==> flow/design.v <==
module Bicubic (
    input CLK,
    input RST,
    input enable,
    input [7:0] input_data,
    output logic [13:0] iaddr,
    output logic ird,
    output logic we,
    output logic [13:0] waddr,
    output logic [7:0] output_data,
    input [6:0] V0,
    input [6:0] H0,
    input [4:0] SW,
    input [4:0] SH,
    input [5:0] TW,
    input [5:0] TH,
    output logic DONE
);
parameter  IDLE=5'd0,PRE_PROCESS=5'd1,DELTA_X=5'd2,DELTA_Y=5'd3,IN16=5'd4,
           JUDGE=5'd5,Y0_ST=5'd6,Y1_ST=5'd7,Y2_ST=5'd8,Y3_ST=5'd9,X_ST=5'd10,
           Y_ST=5'd11,WRITE=5'd12,IN4=5'd13,DONE_ST=5'd14;
reg [4:0] state,next_state,cnt;
reg [6:0] q_x, q_y;
reg [7:0] win [0:15],inter [0:3],out_reg,cal_p_n1,cal_p_0,cal_p_1,
          cal_p_2,cal_result;
reg [17:0] cal_x_fp;
reg [18:0] p_x_delta, p_y_delta;
reg [24:0] p_x, p_y;        
wire x_match, y_match;
wire [24:0] x_add_delta, y_add_delta;
wire x_match_write, y_match_write;
wire x_jump_IN4;
wire [5:0] div_a=(state==DELTA_X)?SW-'d1:SH-'d1;        
wire [23:0] div_a_temp=div_a << 18;         
wire [5:0] div_b=(state==DELTA_X)?TW-'d1:TH-'d1;
wire [23:0] div_result=div_a_temp / div_b; 
assign DONE=state==DONE_ST;
assign ird='b1;
always @(posedge CLK or posedge RST) begin
    if (RST) begin
        state<=IDLE;
        cnt<=5'd0;  
    end
    else begin
        state<=next_state;
        cnt<=(state!=next_state)?5'd0:cnt+5'd1;
    end
end
always @(*) begin
    case (state)
        IDLE:next_state=(enable)?PRE_PROCESS:IDLE;
        PRE_PROCESS:next_state=DELTA_X;
        DELTA_X:next_state=(cnt==5'd5)?DELTA_Y:DELTA_X;
        DELTA_Y:next_state=(cnt==5'd5)?IN16:DELTA_Y;
        IN16:next_state=(cnt==5'd16)?JUDGE:IN16 ;         
        JUDGE:next_state=(x_match && y_match)?WRITE:(y_match)?Y_ST:(x_match)?X_ST:Y0_ST;
        Y0_ST:next_state=Y1_ST;       
        Y1_ST:next_state=Y2_ST;       
        Y2_ST:next_state=Y3_ST;       
        Y3_ST:next_state=X_ST;        
        X_ST:next_state=WRITE;        
        Y_ST:next_state=WRITE;        
        WRITE:next_state=(q_y==TH-1'd1 && q_x==TW-1'd1)?DONE_ST:(q_x==TW-1'd1)?IN16:(x_jump_IN4)?IN4:JUDGE;
        IN4:next_state=(cnt==5'd4)?JUDGE:IN4;         
        DONE_ST:next_state=IDLE;
        default:next_state=IDLE;
    endcase
end 
always @(*) begin
    case (state)
        Y0_ST:begin
            cal_x_fp=p_x[17:0];
            cal_p_n1=win[0];   
            cal_p_0=win[1];  
            cal_p_1=win[2];  
            cal_p_2=win[3];  
        end 
        Y1_ST:begin
            cal_x_fp=p_x[17:0];
            cal_p_n1=win[4];   
            cal_p_0=win[5];  
            cal_p_1=win[6];  
            cal_p_2=win[7];  
        end 
        Y2_ST:begin
            cal_x_fp=p_x[17:0];
            cal_p_n1=win[8];   
            cal_p_0=win[9];  
            cal_p_1=win[10];  
            cal_p_2=win[11];  
        end 
        Y3_ST:begin
            cal_x_fp=p_x[17:0];
            cal_p_n1=win[12];   
            cal_p_0=win[13];  
            cal_p_1=win[14];  
            cal_p_2=win[15];  
        end 
        X_ST:begin
            cal_x_fp=p_y[17:0];
            cal_p_n1=inter[0];  
            cal_p_0=inter[1];
            cal_p_1=inter[2];
            cal_p_2=inter[3];
        end 
        Y_ST:begin
            cal_x_fp=p_x[17:0];
            cal_p_n1=inter[0];  
            cal_p_0=inter[1];
            cal_p_1=inter[2];
            cal_p_2=inter[3];
        end 
        default:begin
            cal_x_fp=p_x[17:0];
            cal_p_n1=18'd0;
            cal_p_0=18'd0;
            cal_p_1=18'd0;
            cal_p_2=18'd0;
        end 
    endcase
end
always @(*) begin
    case (state)
        IN16:begin
            we=1'b0;
            output_data=8'd0;
            waddr=14'd0;
            case (cnt)
               5'd0:iaddr=(((p_x[24:18]-2'd1)<<6)+((p_x[24:18]-2'd1)<<5)+((p_x[24:18]-2'd1)<<2))+((p_y[24:18]-2'd1));
               5'd1:iaddr=(((p_x[24:18]-2'd0)<<6)+((p_x[24:18]-2'd0)<<5)+((p_x[24:18]-2'd0)<<2))+((p_y[24:18]-2'd1));
               5'd2:iaddr=(((p_x[24:18]+2'd1)<<6)+((p_x[24:18]+2'd1)<<5)+((p_x[24:18]+2'd1)<<2))+((p_y[24:18]-2'd1));
               5'd3:iaddr=(((p_x[24:18]+2'd2)<<6)+((p_x[24:18]+2'd2)<<5)+((p_x[24:18]+2'd2)<<2))+((p_y[24:18]-2'd1));
               5'd4:iaddr=(((p_x[24:18]-2'd1)<<6)+((p_x[24:18]-2'd1)<<5)+((p_x[24:18]-2'd1)<<2))+((p_y[24:18]+2'd0));
               5'd5:iaddr=(((p_x[24:18]-2'd0)<<6)+((p_x[24:18]-2'd0)<<5)+((p_x[24:18]-2'd0)<<2))+((p_y[24:18]+2'd0));
               5'd6:iaddr=(((p_x[24:18]+2'd1)<<6)+((p_x[24:18]+2'd1)<<5)+((p_x[24:18]+2'd1)<<2))+((p_y[24:18]+2'd0));
               5'd7:iaddr=(((p_x[24:18]+2'd2)<<6)+((p_x[24:18]+2'd2)<<5)+((p_x[24:18]+2'd2)<<2))+((p_y[24:18]+2'd0));
               5'd8:iaddr=(((p_x[24:18]-2'd1)<<6)+((p_x[24:18]-2'd1)<<5)+((p_x[24:18]-2'd1)<<2))+((p_y[24:18]+2'd1));
               5'd9:iaddr=(((p_x[24:18]-2'd0)<<6)+((p_x[24:18]-2'd0)<<5)+((p_x[24:18]-2'd0)<<2))+((p_y[24:18]+2'd1));
               5'd10:iaddr=(((p_x[24:18]+2'd1)<<6)+((p_x[24:18]+2'd1)<<5)+((p_x[24:18]+2'd1)<<2))+((p_y[24:18]+2'd1));
               5'd11:iaddr=(((p_x[24:18]+2'd2)<<6)+((p_x[24:18]+2'd2)<<5)+((p_x[24:18]+2'd2)<<2))+((p_y[24:18]+2'd1));
               5'd12:iaddr=(((p_x[24:18]-2'd1)<<6)+((p_x[24:18]-2'd1)<<5)+((p_x[24:18]-2'd1)<<2))+((p_y[24:18]+2'd2));
               5'd13:iaddr=(((p_x[24:18]-2'd0)<<6)+((p_x[24:18]-2'd0)<<5)+((p_x[24:18]-2'd0)<<2))+((p_y[24:18]+2'd2));
               5'd14:iaddr=(((p_x[24:18]+2'd1)<<6)+((p_x[24:18]+2'd1)<<5)+((p_x[24:18]+2'd1)<<2))+((p_y[24:18]+2'd2));
               5'd15:iaddr=(((p_x[24:18]+2'd2)<<6)+((p_x[24:18]+2'd2)<<5)+((p_x[24:18]+2'd2)<<2))+((p_y[24:18]+2'd2));
               default:iaddr=14'd0;
            endcase
        end
        IN4:begin
            we=1'b0;
            output_data=8'd0;
            waddr=14'd0;
            case (cnt)
               5'd0:iaddr=(((p_x[24:18]+2'd2)<<6)+((p_x[24:18]+2'd2)<<5)+((p_x[24:18]+2'd2)<<2))+((p_y[24:18]-2'd1));
               5'd1:iaddr=(((p_x[24:18]+2'd2)<<6)+((p_x[24:18]+2'd2)<<5)+((p_x[24:18]+2'd2)<<2))+((p_y[24:18]+2'd0));
               5'd2:iaddr=(((p_x[24:18]+2'd2)<<6)+((p_x[24:18]+2'd2)<<5)+((p_x[24:18]+2'd2)<<2))+((p_y[24:18]+2'd1));
               5'd3:iaddr=(((p_x[24:18]+2'd2)<<6)+((p_x[24:18]+2'd2)<<5)+((p_x[24:18]+2'd2)<<2))+((p_y[24:18]+2'd2));
                default:iaddr=14'd0;
            endcase
        end
        WRITE:begin
            iaddr=14'd0;
            we=1'b1;
            output_data=out_reg;
            waddr=q_x+q_y*TW;
        end
        default:begin
            output_data=8'd0;
            we=1'b0;
            iaddr=14'd0;
            waddr=14'd0;
        end 
    endcase
end
wire signed [12:0] a, b, c, d;   
assign a=- $signed({1'b0,cal_p_n1})+$signed({1'b0,cal_p_0})+$signed({1'b0,cal_p_0,1'b0}) - $signed({1'b0,cal_p_1}) - $signed({1'b0,cal_p_1,1'b0})+$signed({1'b0,cal_p_2});
assign b=$signed({1'b0,cal_p_n1,1'b0}) - $signed({1'b0,cal_p_0}) - $signed({1'b0,cal_p_0,2'b0})+$signed({1'b0,cal_p_1,2'b0}) - $signed({1'b0,cal_p_2});
assign c=- $signed({1'b0,cal_p_n1})+$signed({1'b0,cal_p_1});
assign d=$signed({1'b0,cal_p_0,1'b0});
wire [17:0] x3, x2, x1;      
wire [35:0] x2_temp,x3_temp;
assign x1=cal_x_fp;
assign x2_temp=x1 * cal_x_fp;
assign x2=x2_temp[35:18];
assign x3_temp=x2 * cal_x_fp;
assign x3=x3_temp[35:18];
wire signed [32:0] result_ext, ax, bx, cx, dx;     
assign ax=$signed(a) * $signed({1'b0,x3});
assign bx=$signed(b) * $signed({1'b0,x2});
assign cx=$signed(c) * $signed({1'b0,x1});
assign dx=$signed({d,18'd0});
assign result_ext=$signed(ax)+$signed(bx)+$signed(cx)+$signed(dx);
assign cal_result=(result_ext[32])?8'd0:(result_ext[32:18] >= 15'd511)?8'd255:result_ext[26:19]+result_ext[18];   
assign x_match=(p_x[17:13]==5'd0)||(p_x[17:13]==5'b11111);
assign y_match=(p_y[17:13]==5'd0)||(p_y[17:13]==5'b11111);
assign x_add_delta=p_x+p_x_delta;
assign y_add_delta=p_y+p_y_delta;
assign x_match_write=(x_add_delta[17:13]==5'd0)|| (x_add_delta[17:13]==5'b11111);
assign y_match_write=(y_add_delta[17:13]==5'd0)||(y_add_delta[17:13]==5'b11111);
assign x_jump_IN4=x_match_write||(x_add_delta[24:18] > p_x[24:18]);
integer i1;
always @(posedge CLK or posedge RST) begin
    if (RST) begin
        for (i1=0; i1<16; i1=i1+1) begin
            win[i1]<=8'd0;
        end
        for (i1=0; i1<4; i1=i1+1) begin
            inter[i1]<=8'd0;
        end
        out_reg<=8'd0;
        p_x_delta<=19'd0;
        p_y_delta<=19'd0;
        p_x<=25'd0;
        p_y<=25'd0;
        q_x<=25'd0;
        q_y<=25'd0;
    end
    else begin
        case (state)
            PRE_PROCESS:begin
                p_x<={H0,18'd0};
                p_y<={V0,18'd0};
                q_x<=7'd0;
                q_y<=7'd0;
            end
            DELTA_X:p_x_delta<=div_result;
            DELTA_Y:p_y_delta<=div_result;
            IN16:begin
                case (cnt)
                   5'd1:win[00]<=input_data;
                   5'd2:win[01]<=input_data;
                   5'd3:win[02]<=input_data;
                   5'd4:win[03]<=input_data;
                   5'd5:win[04]<=input_data;
                   5'd6:win[05]<=input_data;
                   5'd7:win[06]<=input_data;
                   5'd8:win[07]<=input_data;
                   5'd9:win[08]<=input_data;
                   5'd10:win[09]<=input_data;
                   5'd11:win[10]<=input_data;
                   5'd12:win[11]<=input_data;
                   5'd13:win[12]<=input_data;
                   5'd14:win[13]<=input_data;
                   5'd15:win[14]<=input_data;
                   5'd16:win[15]<=input_data;
                endcase
            end 
            JUDGE:begin
                if (next_state==WRITE) begin
                    out_reg<=win[5];
                end
                if(next_state==Y_ST) begin
                    inter[0]<=win[4];
                    inter[1]<=win[5];
                    inter[2]<=win[6];
                    inter[3]<=win[7];
                end
                else if(next_state==X_ST) begin
                    inter[0]<=win[1];
                    inter[1]<=win[5];
                    inter[2]<=win[9];
                    inter[3]<=win[13];
                end
            end
            Y0_ST:inter[0]<=cal_result;    
            Y1_ST:inter[1]<=cal_result;
            Y2_ST:inter[2]<=cal_result;
            Y3_ST:inter[3]<=cal_result;
            X_ST:out_reg<=cal_result;
            Y_ST: out_reg<=cal_result;
            WRITE:begin
                if (q_x==(TW-'d1)) begin
                    p_x<={H0,{18'd0}};
                    q_x<='d0;
                    if (y_match_write) begin
                        p_y[24:18]<=y_add_delta[24:18]+y_add_delta[17];
                        p_y[17:0]<=25'd0;                           
                    end
                    else begin
                        p_y<=y_add_delta;
                    end
                    q_y<=q_y+'d1;
                end
                else if (x_jump_IN4) begin
                    if (x_match_write) begin
                        p_x[24:18]<=x_add_delta[24:18]+x_add_delta[17];
                        p_x[17:0]<=25'd0;                           
                    end
                    else begin
                        p_x<=x_add_delta;
                    end
                    q_x<=q_x +'d1;
                end
                else begin
                    p_x<=x_add_delta;
                    q_x<=q_x +'d1;
                end
                if (x_jump_IN4) begin
                    win[00]<=win [01];
                    win[01]<=win [02];
                    win[02]<=win [03];
                    win[04]<=win [05];
                    win[05]<=win [06];
                    win[06]<=win [07];
                    win[08]<=win [09];
                    win[09]<=win [10];
                    win[10]<=win [11];
                    win[12]<=win [13];
                    win[13]<=win [14];
                    win[14]<=win [15];
                end
            end
            IN4:begin
                case (cnt)
                   5'd1:win[03]<=input_data;     
                   5'd2:win[07]<=input_data;
                   5'd3:win[11]<=input_data;
                   5'd4:win[15]<=input_data;
                endcase
            end
        endcase
    end
end
endmodule
--- tool output ---
[From RTL to reports: Bicubic]
Tool output for the design above before and after an edit, in the order of the flow.
"unedited" refers to lines of the RTL above, "edited" to lines of the edited file.
"change" is "edited" less "unedited", of the values as shown.
Operators carry their Yosys type and port widths (W data, S select, Z words).
The mark - stands for no value.
Design
  top: Bicubic
  clock input: CLK
  cell library: sky130hd
  timing corner: tt_025C_1v80

[Diff]
Unified diff, file above to edited file.
This change comes from a script, not from a designer. The edited design behaves differently; no optimisation was intended.
begin of diff
@@ -269,5 +269,5 @@
             Y_ST: out_reg<=cal_result;
             WRITE:begin
-                if (q_x==(TW-'d1)) begin
+                if (q_x==(TW^'d1)) begin
                     p_x<={H0,{18'd0}};
                     q_x<='d0;
end of diff

[Word-level counts]
Source: Yosys, flattened and elaborated. Widths are those after wreduce. Registers that Yosys merges into a memory's read port (data or address) are not register bits. Print and check cells do not count.
Bit counts
  flip-flop bits (word level): unedited 279, edited 279, change 0
  latch bits: unedited 0, edited 0, change 0
  bits in writable memories: unedited 0, edited 0, change 0
  ROM bits: unedited 0, edited 0, change 0
  word width x clocked read ports: unedited 0, edited 0, change 0
  memories: unedited 0, edited 0, change 0
  bits of input ports: unedited 47, edited 47, change 0
  output and inout bits: unedited 39, edited 39, change 0
  word-level cells: unedited 310, edited 311, change +1
Cells by class
  $add $sub $neg: unedited 59, edited 59, change 0
  $mul: unedited 6, edited 6, change 0
  divide/modulo/power cells: unedited 1, edited 1, change 0
  $lt $le $gt $ge: unedited 2, edited 2, change 0
  equal/unequal tests: unedited 65, edited 65, change 0
  shift operators: unedited 0, edited 0, change 0
  mux-type cells: unedited 104, edited 104, change 0
  bitwise operators: unedited 0, edited 1, change +1
  reductions and logical operators: unedited 44, edited 44, change 0
Operator list
  $sub A6 B1 Y7 const B: unedited 3, edited 2, change -1
  $eq A7 B32 Y1: unedited 1, edited 0, change -1
  $sub A6 B1 Y6 const B: unedited 1, edited 2, change +1
  $eq A7 B6 Y1: unedited 0, edited 1, change +1
  $not A1 Y1: unedited 0, edited 1, change +1
  $mux W8: unedited 40, edited 40, change 0
  $ne A2 B2 Y1 const B: unedited 23, edited 23, change 0
  $pmux W8 S2: unedited 21, edited 21, change 0
  $reduce_and A3 Y1: unedited 16, edited 16, change 0
  $add A14 B14 Y14: unedited 14, edited 14, change 0
  $eq A4 B4 Y1 const B: unedited 10, edited 10, change 0
  $eq A5 B4 Y1 const B: unedited 8, edited 8, change 0
  $reduce_bool A2 Y1: unedited 8, edited 8, change 0
  $mux W4: unedited 7, edited 7, change 0
  $mux W7: unedited 7, edited 7, change 0
  $logic_not A5 Y1: unedited 6, edited 6, change 0
  $mux W18: unedited 6, edited 6, change 0
  $reduce_and A2 Y1: unedited 6, edited 6, change 0
  $eq A5 B5 Y1 const B: unedited 5, edited 5, change 0
  $logic_or A1 B1 Y1: unedited 5, edited 5, change 0
  $add A14 B7 Y14: unedited 4, edited 4, change 0
  $eq A4 B3 Y1 const B: unedited 4, edited 4, change 0
  $eq A5 B3 Y1 const B: unedited 4, edited 4, change 0
  $mux W1: unedited 4, edited 4, change 0
  $pmux W7 S2: unedited 4, edited 4, change 0
  $pmux W8 S5: unedited 4, edited 4, change 0
  $add A13 B9 Y13: unedited 3, edited 3, change 0
  $mul A13 B19 Y32: unedited 3, edited 3, change 0
Not every row of either side is listed.

[Depth]
Longest topological path by Yosys (ltp), each cell counted once; first at word level (registers and memories cut), then after technology mapping (sequential cells cut; the memories' decode and read muxes count).
Depth
  depth after elaboration: unedited 17, edited 17, change 0
  ABC_AREA: unedited 0, edited 0
  depth in mapped cells: unedited 281, edited 280, change -1
  mapped depth without buffers: unedited 252, edited 252, change 0

[Mapped cells and area]
Yosys stat after the flow's synthesis: flattened, memories mapped to cells. It holds for the ABC_AREA given above (unset counts as 0); a run with the other value may have another netlist.
Cell types
  sky130_fd_sc_hd__a21oi_1: unedited 622, edited 564, change -58
  sky130_fd_sc_hd__nand2_1: unedited 1112, edited 1153, change +41
  sky130_fd_sc_hd__o21ai_0: unedited 243, edited 280, change +37
  sky130_fd_sc_hd__a22oi_1: unedited 48, edited 73, change +25
  sky130_fd_sc_hd__nor3_1: unedited 123, edited 100, change -23
  sky130_fd_sc_hd__a21o_1: unedited 91, edited 114, change +23
  sky130_fd_sc_hd__a222oi_1: unedited 21, edited 3, change -18
  sky130_fd_sc_hd__buf_4: unedited 3, edited 21, change +18
  sky130_fd_sc_hd__and4_1: unedited 21, edited 38, change +17
  sky130_fd_sc_hd__nor2b_1: unedited 78, edited 62, change -16
  sky130_fd_sc_hd__buf_2: unedited 25, edited 11, change -14
  sky130_fd_sc_hd__clkbuf_1: unedited 321, edited 333, change +12
  sky130_fd_sc_hd__o21ai_1: unedited 18, edited 30, change +12
  sky130_fd_sc_hd__nor2_1: unedited 808, edited 797, change -11
  sky130_fd_sc_hd__nand4_1: unedited 33, edited 44, change +11
  sky130_fd_sc_hd__xnor2_1: unedited 316, edited 326, change +10
  sky130_fd_sc_hd__nand3_1: unedited 98, edited 108, change +10
  sky130_fd_sc_hd__o22ai_1: unedited 57, edited 47, change -10
Not every row of either side is listed.
Mapped netlist
  standard cells after synthesis: unedited 9459, edited 9660, change +201
  chip area (Yosys) (um^2): unedited 79064.6, edited 80661.1, change +1596.5
  area of sequential cells (um^2): unedited 6981.7, edited 6981.7, change 0.0
  flip-flop cells: unedited 279, edited 279, change 0
  buffers: unedited 373, edited 403, change +30

[Path before layout]
OpenSTA on the mapped netlist: ideal clock, no wires. The path of least setup slack (recovery checks aside). Input and output delay are each 20% of the period. Register names are those of the netlist, which keeps one name where synthesis merged equal registers.
Timing path after synthesis
  path type: unedited input to register, edited input to register
  start point: unedited input port TW[0], edited input port TW[0]
  end point: unedited register p_y_delta[0], edited register p_x_delta[0]
  period (ns): unedited 60.0, edited 60.0, change 0.0
  external input delay (ns): unedited 12.000, edited 12.000, change 0.000
  library setup time (ns): unedited 0.151, edited 0.145, change -0.006
  time at the first pin (ns): unedited 12.000, edited 12.000, change 0.000
  data arrival time (ns): unedited 63.443, edited 62.617, change -0.826
  data required time (ns): unedited 59.849, edited 59.855, change +0.006
  slack (ns): unedited -3.594, edited -2.763, change +0.831
  path delay (ns): unedited 51.594, edited 50.762, change -0.832
  stages on the path: unedited 274, edited 269, change -5
  path buffers: unedited 29, edited 28, change -1
  synthesis period reached (ns): unedited 63.594, edited 62.763, change -0.831
"path delay" is the arrival time less input delay plus setup time.
"stages on the path" counts driving pins, that of a launching flip-flop among them; a cell with two outputs on the path counts twice.
"synthesis period reached" is the clock period less the worst setup slack; recovery checks do not enter. This is arithmetic on one report: input and output delays are still those of the set period (20% each).
The rows between start and end are the longest chain of elaborated cells between them; the timing report does not say that the signal goes this way. Where chains are equally long, one stands for them.
Each line given opens the expression or statement behind the cell; cells for indexed reads and writes are added by Yosys, which also makes memories of some case tables.
Between the ends, after synthesis, unedited
  cell sequence: sky130_fd_sc_hd__clkbuf_1 sky130_fd_sc_hd__inv_1 sky130_fd_sc_hd__nor2_1 sky130_fd_sc_hd__a21oi_4 sky130_fd_sc_hd__inv_2 sky130_fd_sc_hd__clkbuf_1 sky130_fd_sc_hd__clkbuf_1 sky130_fd_sc_hd__clkbuf_1 sky130_fd_sc_hd__clkbuf_1 sky130_fd_sc_hd__buf_1 sky130_fd_sc_hd__clkbuf_1 sky130_fd_sc_hd__ha_1 sky130_fd_sc_hd__o211a_1 sky130_fd_sc_hd__a21oi_1 sky130_fd_sc_hd__ha_1 sky130_fd_sc_hd__nand2_1 sky130_fd_sc_hd__a21oi_1 sky130_fd_sc_hd__a311oi_2 [238 not listed] sky130_fd_sc_hd__o21a_1 sky130_fd_sc_hd__o21ai_0 sky130_fd_sc_hd__nand2b_1 sky130_fd_sc_hd__a21oi_1 sky130_fd_sc_hd__nand2b_1 sky130_fd_sc_hd__a2111oi_4 sky130_fd_sc_hd__and3_1 sky130_fd_sc_hd__nand4_1 sky130_fd_sc_hd__clkbuf_1 sky130_fd_sc_hd__nor2_1 sky130_fd_sc_hd__a21oi_1 sky130_fd_sc_hd__ha_1 sky130_fd_sc_hd__a21oi_1 sky130_fd_sc_hd__o311ai_0 sky130_fd_sc_hd__a2111oi_2 sky130_fd_sc_hd__o2111a_1 sky130_fd_sc_hd__o2111a_1 sky130_fd_sc_hd__a41oi_1
  length of the longest elaborated chain: 3
  elaborated cells on any way between the ends: 3
  classes of those cells: add/sub: 1; div: 1; mux: 1
Ends and longest elaborated chain, after synthesis, unedited
  start, declared: line 15  | input [5:0] TW,
  $sub A6 B1 Y7: line 35  | wire [5:0] div_b=(state==DELTA_X)?TW-'d1:TH-'d1;
  $mux W6: line 35
  $div A24 B6 Y24: line 36  | wire [23:0] div_result=div_a_temp / div_b;
  end, assigned: line 211  | p_y_delta<=19'd0;
  end, assigned: line 226  | DELTA_Y:p_y_delta<=div_result;
  end, declared: line 27  | reg [18:0] p_x_delta, p_y_delta;
Between the ends, after synthesis, edited
  cell sequence: sky130_fd_sc_hd__clkbuf_1 sky130_fd_sc_hd__inv_1 sky130_fd_sc_hd__nor2_1 sky130_fd_sc_hd__a21oi_4 sky130_fd_sc_hd__inv_2 sky130_fd_sc_hd__buf_4 sky130_fd_sc_hd__clkbuf_1 sky130_fd_sc_hd__buf_6 sky130_fd_sc_hd__clkbuf_1 sky130_fd_sc_hd__clkbuf_1 sky130_fd_sc_hd__buf_1 sky130_fd_sc_hd__ha_1 sky130_fd_sc_hd__o21ai_0 sky130_fd_sc_hd__nor3_1 sky130_fd_sc_hd__nand2_1 sky130_fd_sc_hd__xnor2_1 sky130_fd_sc_hd__ha_1 sky130_fd_sc_hd__o21ai_0 [233 not listed] sky130_fd_sc_hd__a21oi_1 sky130_fd_sc_hd__o211ai_1 sky130_fd_sc_hd__or4_1 sky130_fd_sc_hd__buf_2 sky130_fd_sc_hd__nor4_4 sky130_fd_sc_hd__nand2_1 sky130_fd_sc_hd__o21ai_1 sky130_fd_sc_hd__o21ai_1 sky130_fd_sc_hd__ha_1 sky130_fd_sc_hd__a21o_1 sky130_fd_sc_hd__a21oi_1 sky130_fd_sc_hd__nor2b_1 sky130_fd_sc_hd__o21ai_0 sky130_fd_sc_hd__nand2_1 sky130_fd_sc_hd__a2111oi_0 sky130_fd_sc_hd__and3_1 sky130_fd_sc_hd__o2111a_1 sky130_fd_sc_hd__a41oi_1
  length of the longest elaborated chain: 3
  elaborated cells on any way between the ends: 3
  RTL lines with such cells: 2
  classes of those cells: add/sub: 1; div: 1; mux: 1
Ends and longest elaborated chain, after synthesis, edited
  start, declared: line 15  | input [5:0] TW,
  $sub A6 B1 Y6: line 35  | wire [5:0] div_b=(state==DELTA_X)?TW-'d1:TH-'d1;
  $mux W6: line 35
  $div A24 B6 Y24: line 36  | wire [23:0] div_result=div_a_temp / div_b;
  end, assigned: line 210  | p_x_delta<=19'd0;
  end, assigned: line 225  | DELTA_X:p_x_delta<=div_result;
  end, declared: line 27  | reg [18:0] p_x_delta, p_y_delta;

[Path in the finished layout]
From the final timing report of the runs of set A: the path of least setup slack in the routed layout; clock arrival at registers is part of the times.
Timing path after layout
  path type: unedited input to register, edited input to register
  start point: unedited input port TW[0], edited input port SH[3]
  end point: unedited register p_x_delta[0], edited register p_x_delta[0]
  period (ns): unedited 57.8, edited 57.8, change 0.0
  external input delay (ns): unedited 11.56, edited 11.56, change 0.00
  library setup time (ns): unedited 0.15, edited 0.14, change -0.01
  time at the first pin (ns): unedited 11.56, edited 11.56, change 0.00
  data arrival time (ns): unedited 55.92, edited 55.07, change -0.85
  data required time (ns): unedited 58.22, edited 58.25, change +0.03
  slack (ns): unedited 2.30, edited 3.18, change +0.88
  stages on the path: unedited 246, edited 239, change -7
  path buffers: unedited 13, edited 10, change -3
The rows between start and end are the longest chain of elaborated cells between them; the timing report does not say that the signal goes this way. Where chains are equally long, one stands for them.
Between the ends, after layout, unedited
  cell sequence: sky130_fd_sc_hd__clkdlybuf4s50_1 sky130_fd_sc_hd__inv_1 sky130_fd_sc_hd__ha_2 sky130_fd_sc_hd__or3b_2 sky130_fd_sc_hd__o2bb2ai_4 sky130_fd_sc_hd__o21a_4 sky130_fd_sc_hd__o211ai_1 sky130_fd_sc_hd__a21oi_1 sky130_fd_sc_hd__ha_2 sky130_fd_sc_hd__nand2_1 sky130_fd_sc_hd__a21oi_1 sky130_fd_sc_hd__a311oi_2 sky130_fd_sc_hd__o21ai_2 sky130_fd_sc_hd__a221oi_2 sky130_fd_sc_hd__or2_4 sky130_fd_sc_hd__ha_1 sky130_fd_sc_hd__o211a_1 sky130_fd_sc_hd__a211oi_2 [210 not listed] sky130_fd_sc_hd__o21ai_2 sky130_fd_sc_hd__nand2b_1 sky130_fd_sc_hd__a21oi_2 sky130_fd_sc_hd__nand2b_1 sky130_fd_sc_hd__a2111oi_4 sky130_fd_sc_hd__and3_4 sky130_fd_sc_hd__nand4_1 sky130_fd_sc_hd__buf_6 sky130_fd_sc_hd__buf_4 sky130_fd_sc_hd__nand2b_1 sky130_fd_sc_hd__o21ai_1 sky130_fd_sc_hd__mux2i_1 sky130_fd_sc_hd__ha_1 sky130_fd_sc_hd__a21o_1 sky130_fd_sc_hd__a21o_1 sky130_fd_sc_hd__o2111ai_1 sky130_fd_sc_hd__o2111a_1 sky130_fd_sc_hd__a41oi_1
  length of the longest elaborated chain: 3
  elaborated cells on any way between the ends: 3
  classes of those cells: add/sub: 1; div: 1; mux: 1
Ends and longest elaborated chain, after layout, unedited
  start, declared: line 15  | input [5:0] TW,
  $sub A6 B1 Y7: line 35  | wire [5:0] div_b=(state==DELTA_X)?TW-'d1:TH-'d1;
  $mux W6: line 35
  $div A24 B6 Y24: line 36  | wire [23:0] div_result=div_a_temp / div_b;
  end, assigned: line 210  | p_x_delta<=19'd0;
  end, assigned: line 225  | DELTA_X:p_x_delta<=div_result;
  end, declared: line 27  | reg [18:0] p_x_delta, p_y_delta;
Between the ends, after layout, edited
  cell sequence: sky130_fd_sc_hd__clkdlybuf4s50_1 sky130_fd_sc_hd__or4_1 sky130_fd_sc_hd__o31a_1 sky130_fd_sc_hd__inv_1 sky130_fd_sc_hd__ha_1 sky130_fd_sc_hd__o21ai_2 sky130_fd_sc_hd__nor3_2 sky130_fd_sc_hd__nand2_1 sky130_fd_sc_hd__xnor2_1 sky130_fd_sc_hd__ha_1 sky130_fd_sc_hd__o21ai_2 sky130_fd_sc_hd__nand2b_4 sky130_fd_sc_hd__a221oi_2 sky130_fd_sc_hd__o31a_1 sky130_fd_sc_hd__nor3b_2 sky130_fd_sc_hd__ha_1 sky130_fd_sc_hd__o211ai_1 sky130_fd_sc_hd__a211oi_2 [203 not listed] sky130_fd_sc_hd__o21a_1 sky130_fd_sc_hd__o21ai_1 sky130_fd_sc_hd__nand2b_1 sky130_fd_sc_hd__a21o_1 sky130_fd_sc_hd__a21oi_1 sky130_fd_sc_hd__o211ai_1 sky130_fd_sc_hd__or4_4 sky130_fd_sc_hd__nor4_4 sky130_fd_sc_hd__buf_4 sky130_fd_sc_hd__mux2_1 sky130_fd_sc_hd__ha_1 sky130_fd_sc_hd__nand4_1 sky130_fd_sc_hd__nor2_1 sky130_fd_sc_hd__a311oi_1 sky130_fd_sc_hd__o211a_1 sky130_fd_sc_hd__o2111a_1 sky130_fd_sc_hd__o2111a_1 sky130_fd_sc_hd__a41oi_1
  length of the longest elaborated chain: 3
  elaborated cells on any way between the ends: 3
  RTL lines with such cells: 2
  classes of those cells: add/sub: 1; div: 1; mux: 1
Ends and longest elaborated chain, after layout, edited
  start, declared: line 14  | input [4:0] SH,
  $sub A5 B1 Y6: line 33  | wire [5:0] div_a=(state==DELTA_X)?SW-'d1:SH-'d1;
  $mux W6: line 33
  $div A24 B6 Y24: line 36  | wire [23:0] div_result=div_a_temp / div_b;
  end, assigned: line 210  | p_x_delta<=19'd0;
  end, assigned: line 225  | DELTA_X:p_x_delta<=div_result;
  end, declared: line 27  | reg [18:0] p_x_delta, p_y_delta;

[Measured runs]
Runs of the flow (Yosys, OpenROAD) on both versions; the two runs of a pair have the same settings. The constraints put input and output delay at 20% of the set period each and load the outputs with 0.01 pF.
Flow settings, set A
  CORE_UTILIZATION: 40
  period_ns: 57.8
  CAP_MARGIN: 20
  CORE_MARGIN: 2
  SLEW_MARGIN: 20
Final reports, set A
  post-synthesis cell area (um^2): unedited 79064.6, edited 80661.1, change +1596.5
  die outline area (um^2): unedited 201233.0, edited 205259.0, change +4026.0
  standard-cell area after routing (um^2): unedited 86752.0, edited 88566.2, change +1814.2
  final utilization (%): unedited 44.1, edited 44.3, change +0.2
  setup slack of the critical path (ns): unedited 2.304, edited 3.183, change +0.879
  final setup TNS (ns): unedited 0.000, edited 0.000, change 0.000
  worst hold slack in the final report (ns): unedited 0.493, edited 0.494, change +0.001
  clock period reached (ns): unedited 55.496, edited 54.617, change -0.879
Flow settings, set B
  ABC_AREA: 1
  CELL_PAD_IN_SITES_DETAIL_PLACEMENT: 2
  CELL_PAD_IN_SITES_GLOBAL_PLACEMENT: 1
  CORE_ASPECT_RATIO: 0.56
  CORE_UTILIZATION: 31
  PLACE_DENSITY_LB_ADDON: 0.26
  SLEW_MARGIN: 20
  TNS_END_PERCENT: 80
  period_ns: 81.0
  CAP_MARGIN: 20
  CORE_MARGIN: 2
Final reports, set B
  post-synthesis cell area (um^2): unedited 79840.3, edited 81067.8, change +1227.5
  die outline area (um^2): unedited 261798.0, edited 265788.0, change +3990.0
  standard-cell area after routing (um^2): unedited 86081.3, edited 87203.6, change +1122.3
  final utilization (%): unedited 33.6, edited 33.5, change -0.1
  setup slack of the critical path (ns): unedited 15.602, edited 13.643, change -1.959
  final setup TNS (ns): unedited 0.000, edited 0.000, change 0.000
  worst hold slack in the final report (ns): unedited 0.493, edited 0.487, change -0.006
  clock period reached (ns): unedited 65.398, edited 67.357, change +1.959
"clock period reached": clock period set for the run, less the worst setup slack. It is reckoned from that one timing run; input and output delays stay at 20% of the period that was set.
--- end ---
